==> flow/design.v <==
module mux2_1 (input logic in1, in2, se,
				output logic out);
always_comb
begin
	if(se)
	begin
		out = in2;
	end
	else
	begin
		out = in1;
	end
end
endmodule
module mux16_1(input logic in0, in1, in2, in3, in4, in5, in6, in7, in8, in9, in10, in11, in12,
				input logic in13, in14, in15,
				input logic [3:0] se,
				output logic out);
always_comb
begin			
	case(se)
		4'b0000:	out = in0;
		4'b0001:	out = in1;
		4'b0010:	out = in2;
		4'b0011:	out = in3;
		4'b0100:	out = in4;
		4'b0101:	out = in5;
		4'b0110:	out = in6;
		4'b0111:	out = in7;
		4'b1000:	out = in8;
		4'b1001:	out = in9;
		4'b1010:	out = in10;
		4'b1011:	out = in11;
		4'b1100:	out = in12;
		4'b1101:	out = in13;
		4'b1110:	out = in14;
		4'b1111:	out = in15;
	endcase
end
endmodule
module rng (input logic clk, reset,
				output logic [1023:0] out);
logic [239:0] temp, nxt;
always_ff @(posedge clk, negedge reset)
begin
	if (~reset)
	begin
		temp <= '1;
	end
	else
	begin
		temp <= nxt;
	end
end
assign nxt[0] = temp[0] ^ temp[4] ^ temp[20] ^ temp[72] ^ temp[206];   
assign nxt[1] = temp[1] ^ temp[5] ^ temp[21] ^ temp[73] ^ temp[207];   
assign nxt[2] = temp[2] ^ temp[6] ^ temp[22] ^ temp[74] ^ temp[208];   
assign nxt[3] = temp[3] ^ temp[7] ^ temp[23] ^ temp[75] ^ temp[209];   
assign nxt[4] = temp[4] ^ temp[8] ^ temp[24] ^ temp[76] ^ temp[212];   
assign nxt[5] = temp[5] ^ temp[9] ^ temp[25] ^ temp[77] ^ temp[213];   
assign nxt[6] = temp[6] ^ temp[10] ^ temp[26] ^ temp[78] ^ temp[214];   
assign nxt[7] = temp[7] ^ temp[11] ^ temp[27] ^ temp[79] ^ temp[215];   
assign nxt[8] = temp[8] ^ temp[12] ^ temp[28] ^ temp[80] ^ temp[218];   
assign nxt[9] = temp[9] ^ temp[13] ^ temp[29] ^ temp[81] ^ temp[219];   
assign nxt[10] = temp[10] ^ temp[14] ^ temp[30] ^ temp[82] ^ temp[220];   
assign nxt[11] = temp[11] ^ temp[15] ^ temp[31] ^ temp[83] ^ temp[221];   
assign nxt[12] = temp[12] ^ temp[16] ^ temp[32] ^ temp[84] ^ temp[224];   
assign nxt[13] = temp[13] ^ temp[17] ^ temp[33] ^ temp[85] ^ temp[225];   
assign nxt[14] = temp[14] ^ temp[18] ^ temp[34] ^ temp[86] ^ temp[226];   
assign nxt[15] = temp[15] ^ temp[19] ^ temp[35] ^ temp[87] ^ temp[227];   
assign nxt[16] = temp[16] ^ temp[20] ^ temp[36] ^ temp[88] ^ temp[230];   
assign nxt[17] = temp[17] ^ temp[21] ^ temp[37] ^ temp[89] ^ temp[231];   
assign nxt[18] = temp[18] ^ temp[22] ^ temp[38] ^ temp[90] ^ temp[232];   
assign nxt[19] = temp[19] ^ temp[23] ^ temp[39] ^ temp[91] ^ temp[233];   
assign nxt[20] = temp[20] ^ temp[24] ^ temp[40] ^ temp[92] ^ temp[236];   
assign nxt[21] = temp[21] ^ temp[25] ^ temp[41] ^ temp[93] ^ temp[237];   
assign nxt[22] = temp[22] ^ temp[26] ^ temp[42] ^ temp[94] ^ temp[238];   
assign nxt[23] = temp[23] ^ temp[27] ^ temp[43] ^ temp[95] ^ temp[239];   
assign nxt[24] = temp[24] ^ temp[28] ^ temp[44] ^ temp[96];   
assign nxt[25] = temp[25] ^ temp[29] ^ temp[45] ^ temp[97];   
assign nxt[26] = temp[26] ^ temp[30] ^ temp[46] ^ temp[98];   
assign nxt[27] = temp[27] ^ temp[31] ^ temp[47] ^ temp[99];   
assign nxt[28] = temp[28] ^ temp[32] ^ temp[48] ^ temp[100];   
assign nxt[29] = temp[29] ^ temp[33] ^ temp[49] ^ temp[101];   
assign nxt[30] = temp[30] ^ temp[34] ^ temp[50] ^ temp[102];   
assign nxt[31] = temp[31] ^ temp[35] ^ temp[51] ^ temp[103];   
assign nxt[32] = temp[32] ^ temp[36] ^ temp[52] ^ temp[104];   
assign nxt[33] = temp[33] ^ temp[37] ^ temp[53] ^ temp[105];   
assign nxt[34] = temp[34] ^ temp[38] ^ temp[54] ^ temp[106];   
assign nxt[35] = temp[35] ^ temp[39] ^ temp[55] ^ temp[107];   
assign nxt[36] = temp[36] ^ temp[40] ^ temp[56] ^ temp[108];   
assign nxt[37] = temp[37] ^ temp[41] ^ temp[57] ^ temp[109];   
assign nxt[38] = temp[38] ^ temp[42] ^ temp[58] ^ temp[110];   
assign nxt[39] = temp[39] ^ temp[43] ^ temp[59] ^ temp[111];   
assign nxt[40] = temp[40] ^ temp[44] ^ temp[60] ^ temp[112];   
assign nxt[41] = temp[41] ^ temp[45] ^ temp[61] ^ temp[113];   
assign nxt[42] = temp[42] ^ temp[46] ^ temp[62] ^ temp[114];   
assign nxt[43] = temp[43] ^ temp[47] ^ temp[63] ^ temp[115];   
assign nxt[44] = temp[44] ^ temp[48] ^ temp[64] ^ temp[116];   
assign nxt[45] = temp[45] ^ temp[49] ^ temp[65] ^ temp[117];   
assign nxt[46] = temp[46] ^ temp[50] ^ temp[66] ^ temp[118];   
assign nxt[47] = temp[47] ^ temp[51] ^ temp[67] ^ temp[119];   
assign nxt[48] = temp[48] ^ temp[52] ^ temp[68] ^ temp[120];   
assign nxt[49] = temp[49] ^ temp[53] ^ temp[69] ^ temp[121];   
assign nxt[50] = temp[50] ^ temp[54] ^ temp[70] ^ temp[122];   
assign nxt[51] = temp[51] ^ temp[55] ^ temp[71] ^ temp[123];   
assign nxt[52] = temp[52] ^ temp[56] ^ temp[72] ^ temp[124];   
assign nxt[53] = temp[53] ^ temp[57] ^ temp[73] ^ temp[125];   
assign nxt[54] = temp[54] ^ temp[58] ^ temp[74] ^ temp[126];   
assign nxt[55] = temp[55] ^ temp[59] ^ temp[75] ^ temp[127];   
assign nxt[56] = temp[56] ^ temp[60] ^ temp[76] ^ temp[128];   
assign nxt[57] = temp[57] ^ temp[61] ^ temp[77] ^ temp[129];   
assign nxt[58] = temp[58] ^ temp[62] ^ temp[78] ^ temp[130];   
assign nxt[59] = temp[59] ^ temp[63] ^ temp[79] ^ temp[131];   
assign nxt[60] = temp[60] ^ temp[64] ^ temp[80] ^ temp[132];   
assign nxt[61] = temp[61] ^ temp[65] ^ temp[81] ^ temp[133];   
assign nxt[62] = temp[62] ^ temp[66] ^ temp[82] ^ temp[134];   
assign nxt[63] = temp[63] ^ temp[67] ^ temp[83] ^ temp[135];   
assign nxt[64] = temp[64] ^ temp[68] ^ temp[84] ^ temp[136];   
assign nxt[65] = temp[65] ^ temp[69] ^ temp[85] ^ temp[137];   
assign nxt[66] = temp[66] ^ temp[70] ^ temp[86] ^ temp[138];   
assign nxt[67] = temp[67] ^ temp[71] ^ temp[87] ^ temp[139];   
assign nxt[68] = temp[68] ^ temp[72] ^ temp[88] ^ temp[140];   
assign nxt[69] = temp[69] ^ temp[73] ^ temp[89] ^ temp[141];   
assign nxt[70] = temp[70] ^ temp[74] ^ temp[90] ^ temp[142];   
assign nxt[71] = temp[71] ^ temp[75] ^ temp[91] ^ temp[143];   
assign nxt[72] = temp[72] ^ temp[76] ^ temp[92] ^ temp[144];   
assign nxt[73] = temp[73] ^ temp[77] ^ temp[93] ^ temp[145];   
assign nxt[74] = temp[74] ^ temp[78] ^ temp[94] ^ temp[146];   
assign nxt[75] = temp[75] ^ temp[79] ^ temp[95] ^ temp[147];   
assign nxt[76] = temp[76] ^ temp[80] ^ temp[96] ^ temp[148];   
assign nxt[77] = temp[77] ^ temp[81] ^ temp[97] ^ temp[149];   
assign nxt[78] = temp[78] ^ temp[82] ^ temp[98] ^ temp[150];   
assign nxt[79] = temp[79] ^ temp[83] ^ temp[99] ^ temp[151];   
assign nxt[80] = temp[80] ^ temp[84] ^ temp[100] ^ temp[152];   
assign nxt[81] = temp[81] ^ temp[85] ^ temp[101] ^ temp[153];   
assign nxt[82] = temp[82] ^ temp[86] ^ temp[102] ^ temp[154];   
assign nxt[83] = temp[83] ^ temp[87] ^ temp[103] ^ temp[155];   
assign nxt[84] = temp[84] ^ temp[88] ^ temp[104] ^ temp[156];   
assign nxt[85] = temp[85] ^ temp[89] ^ temp[105] ^ temp[157];   
assign nxt[86] = temp[86] ^ temp[90] ^ temp[106] ^ temp[158];   
assign nxt[87] = temp[87] ^ temp[91] ^ temp[107] ^ temp[159];   
assign nxt[88] = temp[88] ^ temp[92] ^ temp[108] ^ temp[160];   
assign nxt[89] = temp[89] ^ temp[93] ^ temp[109] ^ temp[161];   
assign nxt[90] = temp[90] ^ temp[94] ^ temp[110] ^ temp[162];   
assign nxt[91] = temp[91] ^ temp[95] ^ temp[111] ^ temp[163];   
assign nxt[92] = temp[92] ^ temp[96] ^ temp[112] ^ temp[164];   
assign nxt[93] = temp[93] ^ temp[97] ^ temp[113] ^ temp[165];   
assign nxt[94] = temp[94] ^ temp[98] ^ temp[114] ^ temp[166];   
assign nxt[95] = temp[95] ^ temp[99] ^ temp[115] ^ temp[167];   
assign nxt[96] = temp[96] ^ temp[100] ^ temp[116] ^ temp[168];   
assign nxt[97] = temp[97] ^ temp[101] ^ temp[117] ^ temp[169];   
assign nxt[98] = temp[98] ^ temp[102] ^ temp[118] ^ temp[170];   
assign nxt[99] = temp[99] ^ temp[103] ^ temp[119] ^ temp[171];   
assign nxt[100] = temp[100] ^ temp[104] ^ temp[120] ^ temp[172];   
assign nxt[101] = temp[101] ^ temp[105] ^ temp[121] ^ temp[173];   
assign nxt[102] = temp[102] ^ temp[106] ^ temp[122] ^ temp[174];   
assign nxt[103] = temp[103] ^ temp[107] ^ temp[123] ^ temp[175];   
assign nxt[104] = temp[104] ^ temp[108] ^ temp[124] ^ temp[176];   
assign nxt[105] = temp[105] ^ temp[109] ^ temp[125] ^ temp[177];   
assign nxt[106] = temp[106] ^ temp[110] ^ temp[126] ^ temp[178];   
assign nxt[107] = temp[107] ^ temp[111] ^ temp[127] ^ temp[179];   
assign nxt[108] = temp[108] ^ temp[112] ^ temp[128] ^ temp[180];   
assign nxt[109] = temp[109] ^ temp[113] ^ temp[129] ^ temp[181];   
assign nxt[110] = temp[110] ^ temp[114] ^ temp[130] ^ temp[182];   
assign nxt[111] = temp[111] ^ temp[115] ^ temp[131] ^ temp[183];   
assign nxt[112] = temp[112] ^ temp[116] ^ temp[132] ^ temp[184];   
assign nxt[113] = temp[113] ^ temp[117] ^ temp[133] ^ temp[185];   
assign nxt[114] = temp[114] ^ temp[118] ^ temp[134] ^ temp[186];   
assign nxt[115] = temp[115] ^ temp[119] ^ temp[135] ^ temp[187];   
assign nxt[116] = temp[116] ^ temp[120] ^ temp[136] ^ temp[188];   
assign nxt[117] = temp[117] ^ temp[121] ^ temp[137] ^ temp[189];   
assign nxt[118] = temp[118] ^ temp[122] ^ temp[138] ^ temp[190];   
assign nxt[119] = temp[119] ^ temp[123] ^ temp[139] ^ temp[191];   
assign nxt[120] = temp[120] ^ temp[124] ^ temp[140] ^ temp[192];   
assign nxt[121] = temp[121] ^ temp[125] ^ temp[141] ^ temp[193];   
assign nxt[122] = temp[122] ^ temp[126] ^ temp[142] ^ temp[194];   
assign nxt[123] = temp[123] ^ temp[127] ^ temp[143] ^ temp[195];   
assign nxt[124] = temp[124] ^ temp[128] ^ temp[144] ^ temp[196];   
assign nxt[125] = temp[125] ^ temp[129] ^ temp[145] ^ temp[197];   
assign nxt[126] = temp[126] ^ temp[130] ^ temp[146] ^ temp[198];   
assign nxt[127] = temp[127] ^ temp[131] ^ temp[147] ^ temp[199];   
assign nxt[128] = temp[128] ^ temp[132] ^ temp[148] ^ temp[200];   
assign nxt[129] = temp[129] ^ temp[133] ^ temp[149] ^ temp[201];   
assign nxt[130] = temp[130] ^ temp[134] ^ temp[150] ^ temp[202];   
assign nxt[131] = temp[131] ^ temp[135] ^ temp[151] ^ temp[203];   
assign nxt[132] = temp[132] ^ temp[136] ^ temp[152] ^ temp[204];   
assign nxt[133] = temp[133] ^ temp[137] ^ temp[153] ^ temp[205];   
assign nxt[134] = temp[134] ^ temp[138] ^ temp[154] ^ temp[206];   
assign nxt[135] = temp[135] ^ temp[139] ^ temp[155] ^ temp[207];   
assign nxt[136] = temp[136] ^ temp[140] ^ temp[156] ^ temp[210];   
assign nxt[137] = temp[137] ^ temp[141] ^ temp[157] ^ temp[211];   
assign nxt[138] = temp[138] ^ temp[142] ^ temp[158] ^ temp[212];   
assign nxt[139] = temp[139] ^ temp[143] ^ temp[159] ^ temp[213];   
assign nxt[140] = temp[140] ^ temp[144] ^ temp[160] ^ temp[216];   
assign nxt[141] = temp[141] ^ temp[145] ^ temp[161] ^ temp[217];   
assign nxt[142] = temp[142] ^ temp[146] ^ temp[162] ^ temp[218];   
assign nxt[143] = temp[143] ^ temp[147] ^ temp[163] ^ temp[219];   
assign nxt[144] = temp[144] ^ temp[148] ^ temp[164] ^ temp[222];   
assign nxt[145] = temp[145] ^ temp[149] ^ temp[165] ^ temp[223];   
assign nxt[146] = temp[146] ^ temp[150] ^ temp[166] ^ temp[224];   
assign nxt[147] = temp[147] ^ temp[151] ^ temp[167] ^ temp[225];   
assign nxt[148] = temp[148] ^ temp[152] ^ temp[168] ^ temp[228];   
assign nxt[149] = temp[149] ^ temp[153] ^ temp[169] ^ temp[229];   
assign nxt[150] = temp[150] ^ temp[154] ^ temp[170] ^ temp[230];   
assign nxt[151] = temp[151] ^ temp[155] ^ temp[171] ^ temp[231];   
assign nxt[152] = temp[152] ^ temp[156] ^ temp[172] ^ temp[234];   
assign nxt[153] = temp[153] ^ temp[157] ^ temp[173] ^ temp[235];   
assign nxt[154] = temp[154] ^ temp[158] ^ temp[174] ^ temp[236];   
assign nxt[155] = temp[155] ^ temp[159] ^ temp[175] ^ temp[237];   
assign nxt[156] = temp[156] ^ temp[160] ^ temp[176];   
assign nxt[157] = temp[157] ^ temp[161] ^ temp[177];   
assign nxt[158] = temp[158] ^ temp[162] ^ temp[178];   
assign nxt[159] = temp[159] ^ temp[163] ^ temp[179];   
assign nxt[160] = temp[160] ^ temp[164] ^ temp[180];   
assign nxt[161] = temp[161] ^ temp[165] ^ temp[181];   
assign nxt[162] = temp[162] ^ temp[166] ^ temp[182];   
assign nxt[163] = temp[163] ^ temp[167] ^ temp[183];   
assign nxt[164] = temp[164] ^ temp[168] ^ temp[184];   
assign nxt[165] = temp[165] ^ temp[169] ^ temp[185];   
assign nxt[166] = temp[166] ^ temp[170] ^ temp[186];   
assign nxt[167] = temp[167] ^ temp[171] ^ temp[187];   
assign nxt[168] = temp[168] ^ temp[172] ^ temp[188];   
assign nxt[169] = temp[169] ^ temp[173] ^ temp[189];   
assign nxt[170] = temp[170] ^ temp[174] ^ temp[190];   
assign nxt[171] = temp[171] ^ temp[175] ^ temp[191];   
assign nxt[172] = temp[172] ^ temp[176] ^ temp[192];   
assign nxt[173] = temp[173] ^ temp[177] ^ temp[193];   
assign nxt[174] = temp[174] ^ temp[178] ^ temp[194];   
assign nxt[175] = temp[175] ^ temp[179] ^ temp[195];   
assign nxt[176] = temp[176] ^ temp[180] ^ temp[196];   
assign nxt[177] = temp[177] ^ temp[181] ^ temp[197];   
assign nxt[178] = temp[178] ^ temp[182] ^ temp[198];   
assign nxt[179] = temp[179] ^ temp[183] ^ temp[199];   
assign nxt[180] = temp[180] ^ temp[184] ^ temp[200];   
assign nxt[181] = temp[181] ^ temp[185] ^ temp[201];   
assign nxt[182] = temp[182] ^ temp[186] ^ temp[202];   
assign nxt[183] = temp[183] ^ temp[187] ^ temp[203];   
assign nxt[184] = temp[184] ^ temp[188] ^ temp[204];   
assign nxt[185] = temp[185] ^ temp[189] ^ temp[205];   
assign nxt[186] = temp[186] ^ temp[190] ^ temp[206];   
assign nxt[187] = temp[187] ^ temp[191] ^ temp[207];   
assign nxt[188] = temp[188] ^ temp[192] ^ temp[210];   
assign nxt[189] = temp[189] ^ temp[193] ^ temp[211];   
assign nxt[190] = temp[190] ^ temp[194] ^ temp[212];   
assign nxt[191] = temp[191] ^ temp[195] ^ temp[213];   
assign nxt[192] = temp[192] ^ temp[196] ^ temp[216];   
assign nxt[193] = temp[193] ^ temp[197] ^ temp[217];   
assign nxt[194] = temp[194] ^ temp[198] ^ temp[218];   
assign nxt[195] = temp[195] ^ temp[199] ^ temp[219];   
assign nxt[196] = temp[196] ^ temp[200] ^ temp[222];   
assign nxt[197] = temp[197] ^ temp[201] ^ temp[223];   
assign nxt[198] = temp[198] ^ temp[202] ^ temp[224];   
assign nxt[199] = temp[199] ^ temp[203] ^ temp[225];   
assign nxt[200] = temp[200] ^ temp[204] ^ temp[228];   
assign nxt[201] = temp[201] ^ temp[205] ^ temp[229];   
assign nxt[202] = temp[202] ^ temp[206] ^ temp[230];   
assign nxt[203] = temp[203] ^ temp[207] ^ temp[231];   
assign nxt[204] = temp[204] ^ temp[210] ^ temp[234];   
assign nxt[205] = temp[205] ^ temp[211] ^ temp[235];   
assign nxt[206] = temp[206] ^ temp[212] ^ temp[236];   
assign nxt[207] = temp[207] ^ temp[213] ^ temp[237];   
assign nxt[208] = temp[208] ^ temp[214] ^ temp[238];   
assign nxt[209] = temp[209] ^ temp[215] ^ temp[239];   
assign nxt[210] = temp[210] ^ temp[216];   
assign nxt[211] = temp[211] ^ temp[217];   
assign nxt[212] = temp[212] ^ temp[218];   
assign nxt[213] = temp[213] ^ temp[219];   
assign nxt[214] = temp[214] ^ temp[220];   
assign nxt[215] = temp[215] ^ temp[221];   
assign nxt[216] = temp[216] ^ temp[222];   
assign nxt[217] = temp[217] ^ temp[223];   
assign nxt[218] = temp[218] ^ temp[224];   
assign nxt[219] = temp[219] ^ temp[225];   
assign nxt[220] = temp[220] ^ temp[226];   
assign nxt[221] = temp[221] ^ temp[227];   
assign nxt[222] = temp[222] ^ temp[228];   
assign nxt[223] = temp[223] ^ temp[229];   
assign nxt[224] = temp[224] ^ temp[230];   
assign nxt[225] = temp[225] ^ temp[231];   
assign nxt[226] = temp[226] ^ temp[232];   
assign nxt[227] = temp[227] ^ temp[233];   
assign nxt[228] = temp[228] ^ temp[234];   
assign nxt[229] = temp[229] ^ temp[235];   
assign nxt[230] = temp[230] ^ temp[236];   
assign nxt[231] = temp[231] ^ temp[237];   
assign nxt[232] = temp[232] ^ temp[238];   
assign nxt[233] = temp[233] ^ temp[239];   
assign nxt[234] = temp[234];   
assign nxt[235] = temp[235];   
assign nxt[236] = temp[236];   
assign nxt[237] = temp[237];   
assign nxt[238] = temp[238];   
assign nxt[239] = temp[239];   
always_comb
begin
	out = '1;
	out[456] = temp[0];
	out[457] = temp[1];
	out[458] = temp[2];
	out[459] = temp[3];
	out[466] = temp[4];
	out[467] = temp[5];
	out[468] = temp[6];
	out[469] = temp[7];
	out[476] = temp[8];
	out[477] = temp[9];
	out[478] = temp[10];
	out[479] = temp[11];
	out[486] = temp[12];
	out[487] = temp[13];
	out[488] = temp[14];
	out[489] = temp[15];
	out[496] = temp[16];
	out[497] = temp[17];
	out[498] = temp[18];
	out[499] = temp[19];
	out[506] = temp[20];
	out[507] = temp[21];
	out[508] = temp[22];
	out[509] = temp[23];
	out[516] = temp[24];
	out[517] = temp[25];
	out[518] = temp[26];
	out[519] = temp[27];
	out[526] = temp[28];
	out[527] = temp[29];
	out[528] = temp[30];
	out[529] = temp[31];
	out[536] = temp[32];
	out[537] = temp[33];
	out[538] = temp[34];
	out[539] = temp[35];
	out[546] = temp[36];
	out[547] = temp[37];
	out[548] = temp[38];
	out[549] = temp[39];
	out[556] = temp[40];
	out[557] = temp[41];
	out[558] = temp[42];
	out[559] = temp[43];
	out[566] = temp[44];
	out[567] = temp[45];
	out[568] = temp[46];
	out[569] = temp[47];
	out[576] = temp[48];
	out[577] = temp[49];
	out[578] = temp[50];
	out[579] = temp[51];
	out[586] = temp[52];
	out[587] = temp[53];
	out[588] = temp[54];
	out[589] = temp[55];
	out[596] = temp[56];
	out[597] = temp[57];
	out[598] = temp[58];
	out[599] = temp[59];
	out[606] = temp[60];
	out[607] = temp[61];
	out[608] = temp[62];
	out[609] = temp[63];
	out[616] = temp[64];
	out[617] = temp[65];
	out[618] = temp[66];
	out[619] = temp[67];
	out[626] = temp[68];
	out[627] = temp[69];
	out[628] = temp[70];
	out[629] = temp[71];
	out[636] = temp[72];
	out[637] = temp[73];
	out[638] = temp[74];
	out[639] = temp[75];
	out[646] = temp[76];
	out[647] = temp[77];
	out[648] = temp[78];
	out[649] = temp[79];
	out[656] = temp[80];
	out[657] = temp[81];
	out[658] = temp[82];
	out[659] = temp[83];
	out[666] = temp[84];
	out[667] = temp[85];
	out[668] = temp[86];
	out[669] = temp[87];
	out[676] = temp[88];
	out[677] = temp[89];
	out[678] = temp[90];
	out[679] = temp[91];
	out[686] = temp[92];
	out[687] = temp[93];
	out[688] = temp[94];
	out[689] = temp[95];
	out[696] = temp[96];
	out[697] = temp[97];
	out[698] = temp[98];
	out[699] = temp[99];
	out[706] = temp[100];
	out[707] = temp[101];
	out[708] = temp[102];
	out[709] = temp[103];
	out[716] = temp[104];
	out[717] = temp[105];
	out[718] = temp[106];
	out[719] = temp[107];
	out[726] = temp[108];
	out[727] = temp[109];
	out[728] = temp[110];
	out[729] = temp[111];
	out[736] = temp[112];
	out[737] = temp[113];
	out[738] = temp[114];
	out[739] = temp[115];
	out[746] = temp[116];
	out[747] = temp[117];
	out[748] = temp[118];
	out[749] = temp[119];
	out[756] = temp[120];
	out[757] = temp[121];
	out[758] = temp[122];
	out[759] = temp[123];
	out[766] = temp[124];
	out[767] = temp[125];
	out[768] = temp[126];
	out[769] = temp[127];
	out[776] = temp[128];
	out[777] = temp[129];
	out[778] = temp[130];
	out[779] = temp[131];
	out[786] = temp[132];
	out[787] = temp[133];
	out[788] = temp[134];
	out[789] = temp[135];
	out[796] = temp[136];
	out[797] = temp[137];
	out[798] = temp[138];
	out[799] = temp[139];
	out[806] = temp[140];
	out[807] = temp[141];
	out[808] = temp[142];
	out[809] = temp[143];
	out[816] = temp[144];
	out[817] = temp[145];
	out[818] = temp[146];
	out[819] = temp[147];
	out[826] = temp[148];
	out[827] = temp[149];
	out[828] = temp[150];
	out[829] = temp[151];
	out[836] = temp[152];
	out[837] = temp[153];
	out[838] = temp[154];
	out[839] = temp[155];
	out[846] = temp[156];
	out[847] = temp[157];
	out[848] = temp[158];
	out[849] = temp[159];
	out[856] = temp[160];
	out[857] = temp[161];
	out[858] = temp[162];
	out[859] = temp[163];
	out[866] = temp[164];
	out[867] = temp[165];
	out[868] = temp[166];
	out[869] = temp[167];
	out[876] = temp[168];
	out[877] = temp[169];
	out[878] = temp[170];
	out[879] = temp[171];
	out[886] = temp[172];
	out[887] = temp[173];
	out[888] = temp[174];
	out[889] = temp[175];
	out[896] = temp[176];
	out[897] = temp[177];
	out[898] = temp[178];
	out[899] = temp[179];
	out[906] = temp[180];
	out[907] = temp[181];
	out[908] = temp[182];
	out[909] = temp[183];
	out[916] = temp[184];
	out[917] = temp[185];
	out[918] = temp[186];
	out[919] = temp[187];
	out[926] = temp[188];
	out[927] = temp[189];
	out[928] = temp[190];
	out[929] = temp[191];
	out[936] = temp[192];
	out[937] = temp[193];
	out[938] = temp[194];
	out[939] = temp[195];
	out[946] = temp[196];
	out[947] = temp[197];
	out[948] = temp[198];
	out[949] = temp[199];
	out[956] = temp[200];
	out[957] = temp[201];
	out[958] = temp[202];
	out[959] = temp[203];
	out[966] = temp[204];
	out[967] = temp[205];
	out[968] = temp[206];
	out[969] = temp[207];
	out[970] = temp[208];
	out[971] = temp[209];
	out[976] = temp[210];
	out[977] = temp[211];
	out[978] = temp[212];
	out[979] = temp[213];
	out[980] = temp[214];
	out[981] = temp[215];
	out[986] = temp[216];
	out[987] = temp[217];
	out[988] = temp[218];
	out[989] = temp[219];
	out[990] = temp[220];
	out[991] = temp[221];
	out[996] = temp[222];
	out[997] = temp[223];
	out[998] = temp[224];
	out[999] = temp[225];
	out[1000] = temp[226];
	out[1001] = temp[227];
	out[1006] = temp[228];
	out[1007] = temp[229];
	out[1008] = temp[230];
	out[1009] = temp[231];
	out[1010] = temp[232];
	out[1011] = temp[233];
	out[1016] = temp[234];
	out[1017] = temp[235];
	out[1018] = temp[236];
	out[1019] = temp[237];
	out[1020] = temp[238];
	out[1021] = temp[239];
end
endmodule
module d_ff (input logic d, strobe, clk, reset,
			output logic q);
logic strobe_q;
always_ff@(posedge clk, negedge reset)
begin
	if(~reset)
	begin
		q <= 0;
		strobe_q <= 1'b1;
	end
	else
	begin
		strobe_q <= strobe;
		if (strobe & ~strobe_q)
			q <= d;
	end
end
endmodule
module lut_int (input logic in, reset, clk,
				input logic [7:0] challenge,
				output logic out);
logic top_lo, top_hi, top_chain, bottom_lo, bottom_hi, bottom_chain;
logic [1023:0] mem;
rng rng1(.clk(clk), .reset(reset), .out(mem));
mux2_1 t0(.in1(mem[456]), .in2(mem[457]), .se(in), .out(top_lo));
mux2_1 t1(.in1(mem[458]), .in2(mem[459]), .se(in), .out(top_hi));
mux2_1 t2(.in1(top_lo), .in2(top_hi), .se(challenge[7]), .out(top_chain));
mux2_1 b0(.in1(mem[968]), .in2(mem[969]), .se(in), .out(bottom_lo));
mux2_1 b1(.in1(mem[970]), .in2(mem[971]), .se(in), .out(bottom_hi));
mux2_1 b2(.in1(bottom_lo), .in2(bottom_hi), .se(challenge[7]), .out(bottom_chain));
d_ff d0(.d(top_chain), .strobe(bottom_chain), .clk(clk), .reset(reset), .q(out));
endmodule
module chain(input logic [7:0] challenge,
			input logic in, reset, clk,
			output logic [7:0] out_chain);
wire [7:0] temp_chain;
lut_int c1(.in(in), .reset(reset), .clk(clk), .challenge(challenge), .out(temp_chain[0]));
lut_int c2(.in(in), .reset(reset), .clk(clk), .challenge(challenge), .out(temp_chain[1]));
lut_int c3(.in(in), .reset(reset), .clk(clk), .challenge(challenge), .out(temp_chain[2]));
lut_int c4(.in(in), .reset(reset), .clk(clk), .challenge(challenge), .out(temp_chain[3]));
lut_int c5(.in(in), .reset(reset), .clk(clk), .challenge(challenge), .out(temp_chain[4]));
lut_int c6(.in(in), .reset(reset), .clk(clk), .challenge(challenge), .out(temp_chain[5]));
lut_int c7(.in(in), .reset(reset), .clk(clk), .challenge(challenge), .out(temp_chain[6]));
lut_int c8(.in(in), .reset(reset), .clk(clk), .challenge(challenge), .out(temp_chain[7]));
assign out_chain = temp_chain;
endmodule
module lfsr #(parameter size = 8) (input logic clk, en_lfsr, reset,
									input logic [size-1 : 0] in_lfsr,
									output logic [size-1 : 0] out_lfsr);
logic shift;
always_ff@(posedge clk, negedge reset)
begin
	if(~reset)
	begin
		out_lfsr <= '0;
		shift <= 1'b0;
	end
	else
	begin
		if (en_lfsr)
		begin
			shift <= out_lfsr[7] ^ out_lfsr[6] ^ out_lfsr[5] ^ out_lfsr[0];
			out_lfsr <= {shift, out_lfsr[size-2:0]};
		end
		else
		begin
			out_lfsr <= in_lfsr;
		end
	end
end
endmodule
module arbiter_puf #(parameter challenge_size = 8, response_width = 24)
					(input logic [challenge_size-1 : 0] challenge,
					input logic clk, reset,
					output logic [response_width-1 : 0] response);
logic [challenge_size-1 : 0] out_lfsr;
logic [31:0] out_muxchain;
logic temp_out_mux1, temp_out_mux2;
logic out_mux1, out_mux2, en;
logic [7:0] count;
logic temp_comp;
logic [response_width-1 : 0] temp_response;
lfsr #(challenge_size) lfsr1(.clk(clk), .en_lfsr(en), .reset(reset), .in_lfsr(challenge), .out_lfsr(out_lfsr));
logic [7:0] out_chain0, out_chain1;
chain c0 (.in(en), .clk(clk), .reset(reset), .challenge(out_lfsr), .out_chain(out_chain0));
chain c1 (.in(en), .clk(clk), .reset(reset), .challenge(out_lfsr), .out_chain(out_chain1));
assign out_muxchain[7:0] = out_chain0;
assign out_muxchain[15:8] = out_chain1;
assign out_muxchain[31:16] = '0;
mux16_1 m3(.in0(out_muxchain[0]), .in1(out_muxchain[1]), .in2(out_muxchain[2]), .in3(out_muxchain[3]), .in4(out_muxchain[4]), .in5(out_muxchain[5]), .in6(out_muxchain[6]), .in7(out_muxchain[7]), .in8(out_muxchain[8]), .in9(out_muxchain[9]), .in10(out_muxchain[10]), .in11(out_muxchain[11]), .in12(out_muxchain[12]), .in13(out_muxchain[13]), .in14(out_muxchain[14]), .in15(out_muxchain[15]), .se(out_lfsr[3:0]), .out(temp_out_mux1)); 
mux16_1 m4(.in0(out_muxchain[16]), .in1(out_muxchain[17]), .in2(out_muxchain[18]), .in3(out_muxchain[19]), .in4(out_muxchain[20]), .in5(out_muxchain[21]), .in6(out_muxchain[22]), .in7(out_muxchain[23]), .in8(out_muxchain[24]), .in9(out_muxchain[25]), .in10(out_muxchain[26]), .in11(out_muxchain[27]), .in12(out_muxchain[28]), .in13(out_muxchain[29]), .in14(out_muxchain[30]), .in15(out_muxchain[31]), .se(out_lfsr[7:4]), .out(temp_out_mux2));
assign  out_mux1 = temp_out_mux1;
assign  out_mux2 = temp_out_mux2;
always_ff@(posedge clk, negedge reset)
begin:SEQ
	if(~reset)
	begin
		count <= '0;
		temp_response <= '0;
		temp_comp <= '0;
		response <= '0;
		en <= 0;
	end
	else
	begin
		if(count < response_width)
		begin
			if(out_mux1 > out_mux2)
			begin
				temp_comp <= 1;
			end
			else
			begin
				temp_comp <= 0;
			end
			temp_response <= {temp_comp, temp_response[response_width-1 : 1]};
			count <= count + 1;
			en <= 1;
		end
		else if (count == response_width)
		begin
			en <= 0;
			response <= temp_response;
			count <= '0;
		end
	end
end
endmodule
Step by step through the tools: arbiter_puf

What the tools print for arbiter_puf, step after step.
Line numbers count from 1 in the design file above.
Cell names lack the library's common part.
Not given: -

Top: arbiter_puf
Clock port: clk
Standard-cell library: sky130hd
Corner: tt_025C_1v80

Word-level counts

Yosys after proc, flatten, opt, wreduce and memory -nomap, before mapping. Memory bits, and registers merged into a memory's read port (data or address), are not among the register bits. Print and check cells are not counted. Equal cells are merged and count once.

Register bits: 3843
Input port bits: 10
Output and inout bits: 24

Add/sub/neg operators: 1
Reductions and logical operators: 5
Order comparisons: 2
Bitwise gates (word level): 10020
Muxes and demuxes: 104
Equality and inequality tests: 31

Operators by type and width:

| kind                                                        | number |
| bitwise XOR 1 bit                                           | 9667 |
| inverter 1 bit                                              | 337 |
| 2-to-1 mux 1 bit                                            | 100 |
| == test 4 bit (second input constant)                       | 16 |
| == test 4 x 3 -> 1 bit (second input constant)              | 8 |
| 2-to-1 mux 8 bit                                            | 3 |
| AND 1 bit                                                   | 16 |
| OR reduction 16 bit                                         | 1 |
| == test 4 x 2 -> 1 bit (second input constant)              | 4 |
| parallel mux 1 bit (select 16 bit)                          | 1 |
| == test 4 x 1 -> 1 bit (second input constant)              | 2 |
| zero test 4 bit                                             | 2 |
| adder 8 x 1 -> 8 bit (second input constant)                | 1 |
| less-than comparator 8 x 5 -> 1 bit (second input constant) | 1 |
| == test 8 x 5 -> 1 bit (second input constant)              | 1 |
| AND reduction 2 bit                                         | 1 |
| nonzero test 2 bit                                          | 1 |
| > comparator 1 bit                                          | 1 |

Depth

Yosys ltp: most cells in a row. Word level: on the elaborated netlist, between registers, memories and ports. Mapped: between sequential cells and ports; inverters and the memories' decode and read muxes count.

Depth in word-level cells: 5
ABC_AREA: 0
Depth in mapped cells: 6
Gate-level depth less buffers: 5

After synthesis

Yosys stat after the flow's synthesis: flattened, memories mapped to cells. It holds for the ABC_AREA given above (unset counts as 0); a run with the other value may have another netlist.

Cell types:

| cell type | number | area in all (sq um) |
| dfstp_2   | 3760   | 9.88E+04 |
| xnor2_1   | 7268   | 6.37E+04 |
| xor2_1    | 2400   | 2.1E+04 |
| dfrtp_1   | 82     | 2.05E+03 |
| clkbuf_1  | 374    | 1.4E+03 |
| mux4_1    | 18     | 472.954 |
| mux2_2    | 36     | 405.389 |
| inv_1     | 98     | 367.853 |
| mux4_2    | 16     | 360.346 |
| nand2_1   | 80     | 300.288 |
| mux2_4    | 12     | 180.173 |
| nor2b_4   | 12     | 165.158 |
| clkbuf_8  | 5      | 68.816 |
| buf_2     | 12     | 60.058 |
| buf_6     | 3      | 33.782 |
| nor2b_1   | 5      | 31.28 |
| mux2i_1   | 3      | 30.029 |
| a2111oi_4 | 1      | 27.526 |

Not listed: further types 16, cells in them 30.

Buffer cells: 397
Mapped flip-flops: 3842
Area of sequential cells: 0.1008467 sq mm
Mapped area: 0.1896519 sq mm
Cell count: 14215

By module: a second synthesis without flattening, with its own total; a netlist apart from the flattened one above.

Cells (unflattened synthesis): 26547
Area total of the unflattened synthesis: 0.2874294 sq mm

Each row is one instance without its submodules.

Modules:

| module        | instances | area (sq mm) | seq. area (sq mm) | cells |
| rng           | 16        | 0.0176081    | 0.0061484         | 1638 |
| arbiter_puf   | 1         | 0.002351     | 0.0014514         | 142 |
| mux2_1        | 96        | 0.000015     | 0                 | 1 |
| d_ff          | 16        | 0.0000801    | 0.0000513         | 4 |
| lfsr (size=8) | 1         | 0.0003553    | 0.0002252         | 23 |
| mux16_1       | 2         | 0.0001351    | 0                 | 7 |
| chain         | 2         | 0            | 0                 | 0 |
| lut_int       | 16        | 0            | 0                 | 0 |

Path before layout

Source: OpenSTA report_checks on the synthesized netlist (no wires, ideal clock, input and output delay 20% of the period each), path of least setup slack; recovery checks are left aside. Register names are those of the netlist, which keeps one name where synthesis merged equal registers.

Path type: flip-flop to output port
From: register response[0]
To: output response[0]
Launch time at the first pin: 0.000 ns
Slack: 6.018 ns
Path buffers: 0
Stages on the path: 1
Clock period: 8.0 ns
Arrival time: 0.382 ns
Path delay: 0.382 ns
Synthesis period reached: 1.982 ns

"path delay" is the arrival time less input delay plus setup time.
At an output port there is no setup time.
"stages on the path": output pins that drive a net of the path, with the launching flip-flop's if there is one; two outputs of one cell count as two.
"synthesis period reached" = period - worst setup slack (recovery checks aside). The figure is calculated, with input and output delays left at 20% of the set period.

Cells stage by stage: dfrtp_1
Cells in the longest elaborated chain: 0

RTL lines, path after synthesis:

| item          | RTL line | text |
| from (decl)   | 614      | `output logic [response_width-1 : 0] response);` |
| from (assign) | 640      | `response <= '0;` |
| from (assign) | 662      | `response <= temp_response;` |
| to (decl)     | 614      |  |

Worst path after layout

Path of least setup slack in the final report of flow run 1 (OpenROAD, finished layout, wires in). Where an end is a register, its clock arrival counts in the times.

Path type: flip-flop to output port
From: register response[2]
To: output response[2]
Path buffers: 1
Clock period: 6.32 ns
Launch time at the first pin: 0.94 ns
Arrival time: 1.86 ns
Stages on the path: 2
Slack: 3.20 ns

Cells stage by stage: dfrtp_1 clkdlybuf4s50_1
Cells in the longest elaborated chain: 0

RTL lines, path after layout:

| item          | RTL line | text |
| from (decl)   | 614      | `output logic [response_width-1 : 0] response);` |
| from (assign) | 640      | `response <= '0;` |
| from (assign) | 662      | `response <= temp_response;` |
| to (decl)     | 614      |  |

--- measured runs ---
Measured results for arbiter_puf: 3 stored runs of the Yosys and OpenROAD flow on sky130hd. The settings differ; the order carries no meaning. The constraints put input and output delay at 20% of the set period each and load the outputs with 0.01 pF.
By "period achieved" is meant the clock period of the run minus its worst setup slack. This is arithmetic on one report: input and output delays are still those of the set period (20% each).

## Flow run 1

==> flow/run.sh <==
#!/bin/bash
# the make line also repeats the synthesis and layout settings of config.mk as NAME=value (left out here)
make -C /OpenROAD-flow-scripts/flow DESIGN_CONFIG=/design/flow/config.mk WORK_HOME=/design/flow/orfs CLKGATE_MAP_FILE= finish
==> flow/config.mk <==
export PLATFORM = sky130hd
export DESIGN_NAME = arbiter_puf
export DESIGN_NICKNAME = arbiter_puf
export VERILOG_FILES = /design/flow/design.v
export SDC_FILE = /design/flow/constraint.sdc
export NUM_CORES = 4
export LEC_CHECK = 0
export CAP_MARGIN = 35
export CELL_PAD_IN_SITES_DETAIL_PLACEMENT = 0
export CELL_PAD_IN_SITES_GLOBAL_PLACEMENT = 3
export CORE_MARGIN = 5
export CORE_UTILIZATION = 46
export CTS_CLUSTER_SIZE = 20
export GPL_ROUTABILITY_DRIVEN = 0
export GPL_TIMING_DRIVEN = 1
export HOLD_SLACK_MARGIN = 0.06
export MAX_ROUTING_LAYER = met4
export MIN_ROUTING_LAYER = met1
export PLACE_DENSITY = 0.73
export SLEW_MARGIN = 10
==> flow/constraint.sdc <==
create_clock -name core_clock -period 6.32 [get_ports {clk}]
set_input_delay 1.2640 -clock core_clock [delete_from_list [all_inputs] [get_ports {clk}]]
set_output_delay 1.2640 -clock core_clock [all_outputs]
set_load 0.01 [all_outputs]

| result of flow run 1 | value |
|---|---|
| standard-cell area of the final layout | 0.210964 sq mm |
| setup slack of the worst path | 3.200 ns |
| die area | 0.425228 sq mm |
| period achieved | 3.120 ns |
| utilization of the finished layout | 51.4% |
| area of the synthesized netlist | 0.1896519 sq mm |
| total negative slack | 0.000 ns |

## Flow run 2

==> flow/run.sh <==
#!/bin/bash
# the make line also repeats the synthesis and layout settings of config.mk as NAME=value (left out here)
make -C /OpenROAD-flow-scripts/flow DESIGN_CONFIG=/design/flow/config.mk WORK_HOME=/design/flow/orfs CLKGATE_MAP_FILE= finish
==> flow/config.mk <==
export PLATFORM = sky130hd
export DESIGN_NAME = arbiter_puf
export DESIGN_NICKNAME = arbiter_puf
export VERILOG_FILES = /design/flow/design.v
export SDC_FILE = /design/flow/constraint.sdc
export NUM_CORES = 4
export LEC_CHECK = 0
export CAP_MARGIN = 35
export CELL_PAD_IN_SITES_DETAIL_PLACEMENT = 0
export CELL_PAD_IN_SITES_GLOBAL_PLACEMENT = 1
export CORE_MARGIN = 5
export CORE_UTILIZATION = 46
export CTS_CLUSTER_SIZE = 20
export GPL_ROUTABILITY_DRIVEN = 0
export GPL_TIMING_DRIVEN = 1
export MAX_ROUTING_LAYER = met4
export MIN_ROUTING_LAYER = met2
export PLACE_DENSITY = 0.73
export SETUP_SLACK_MARGIN = 0.15
export SLEW_MARGIN = 35
==> flow/constraint.sdc <==
create_clock -name core_clock -period 6.32 [get_ports {clk}]
set_input_delay 1.2640 -clock core_clock [delete_from_list [all_inputs] [get_ports {clk}]]
set_output_delay 1.2640 -clock core_clock [all_outputs]
set_load 0.01 [all_outputs]

| result of flow run 2 | value |
|---|---|
| die area | 0.425228 sq mm |
| standard-cell area of the final layout | 0.211239 sq mm |
| period achieved | 3.233 ns |
| area of the synthesized netlist | 0.1896519 sq mm |
| total negative slack | 0.000 ns |
| utilization of the finished layout | 51.5% |
| setup slack of the worst path | 3.087 ns |

## Flow run 3

==> flow/run.sh <==
#!/bin/bash
# the make line also repeats the synthesis and layout settings of config.mk as NAME=value (left out here)
make -C /OpenROAD-flow-scripts/flow DESIGN_CONFIG=/design/flow/config.mk WORK_HOME=/design/flow/orfs CLKGATE_MAP_FILE= finish
==> flow/config.mk <==
export PLATFORM = sky130hd
export DESIGN_NAME = arbiter_puf
export DESIGN_NICKNAME = arbiter_puf
export VERILOG_FILES = /design/flow/design.v
export SDC_FILE = /design/flow/constraint.sdc
export NUM_CORES = 4
export LEC_CHECK = 0
export CAP_MARGIN = 20
export CELL_PAD_IN_SITES_DETAIL_PLACEMENT = 2
export CELL_PAD_IN_SITES_GLOBAL_PLACEMENT = 3
export CORE_MARGIN = 5
export CORE_UTILIZATION = 40
export CTS_CLUSTER_DIAMETER = 297
export GPL_TIMING_DRIVEN = 1
export SETUP_SLACK_MARGIN = 1.43
export SLEW_MARGIN = 20
export TNS_END_PERCENT = 45
==> flow/constraint.sdc <==
create_clock -name core_clock -period 5.22 [get_ports {clk}]
set_input_delay 1.0440 -clock core_clock [delete_from_list [all_inputs] [get_ports {clk}]]
set_output_delay 1.0440 -clock core_clock [all_outputs]
set_load 0.01 [all_outputs]

| result of flow run 3 | value |
|---|---|
| area of the synthesized netlist | 0.1896519 sq mm |
| utilization of the finished layout | 45.1% |
| standard-cell area of the final layout | 0.212938 sq mm |
| period achieved | 2.924 ns |
| setup slack of the worst path | 2.296 ns |
| die area | 0.488 sq mm |
| total negative slack | 0.000 ns |
--- end ---
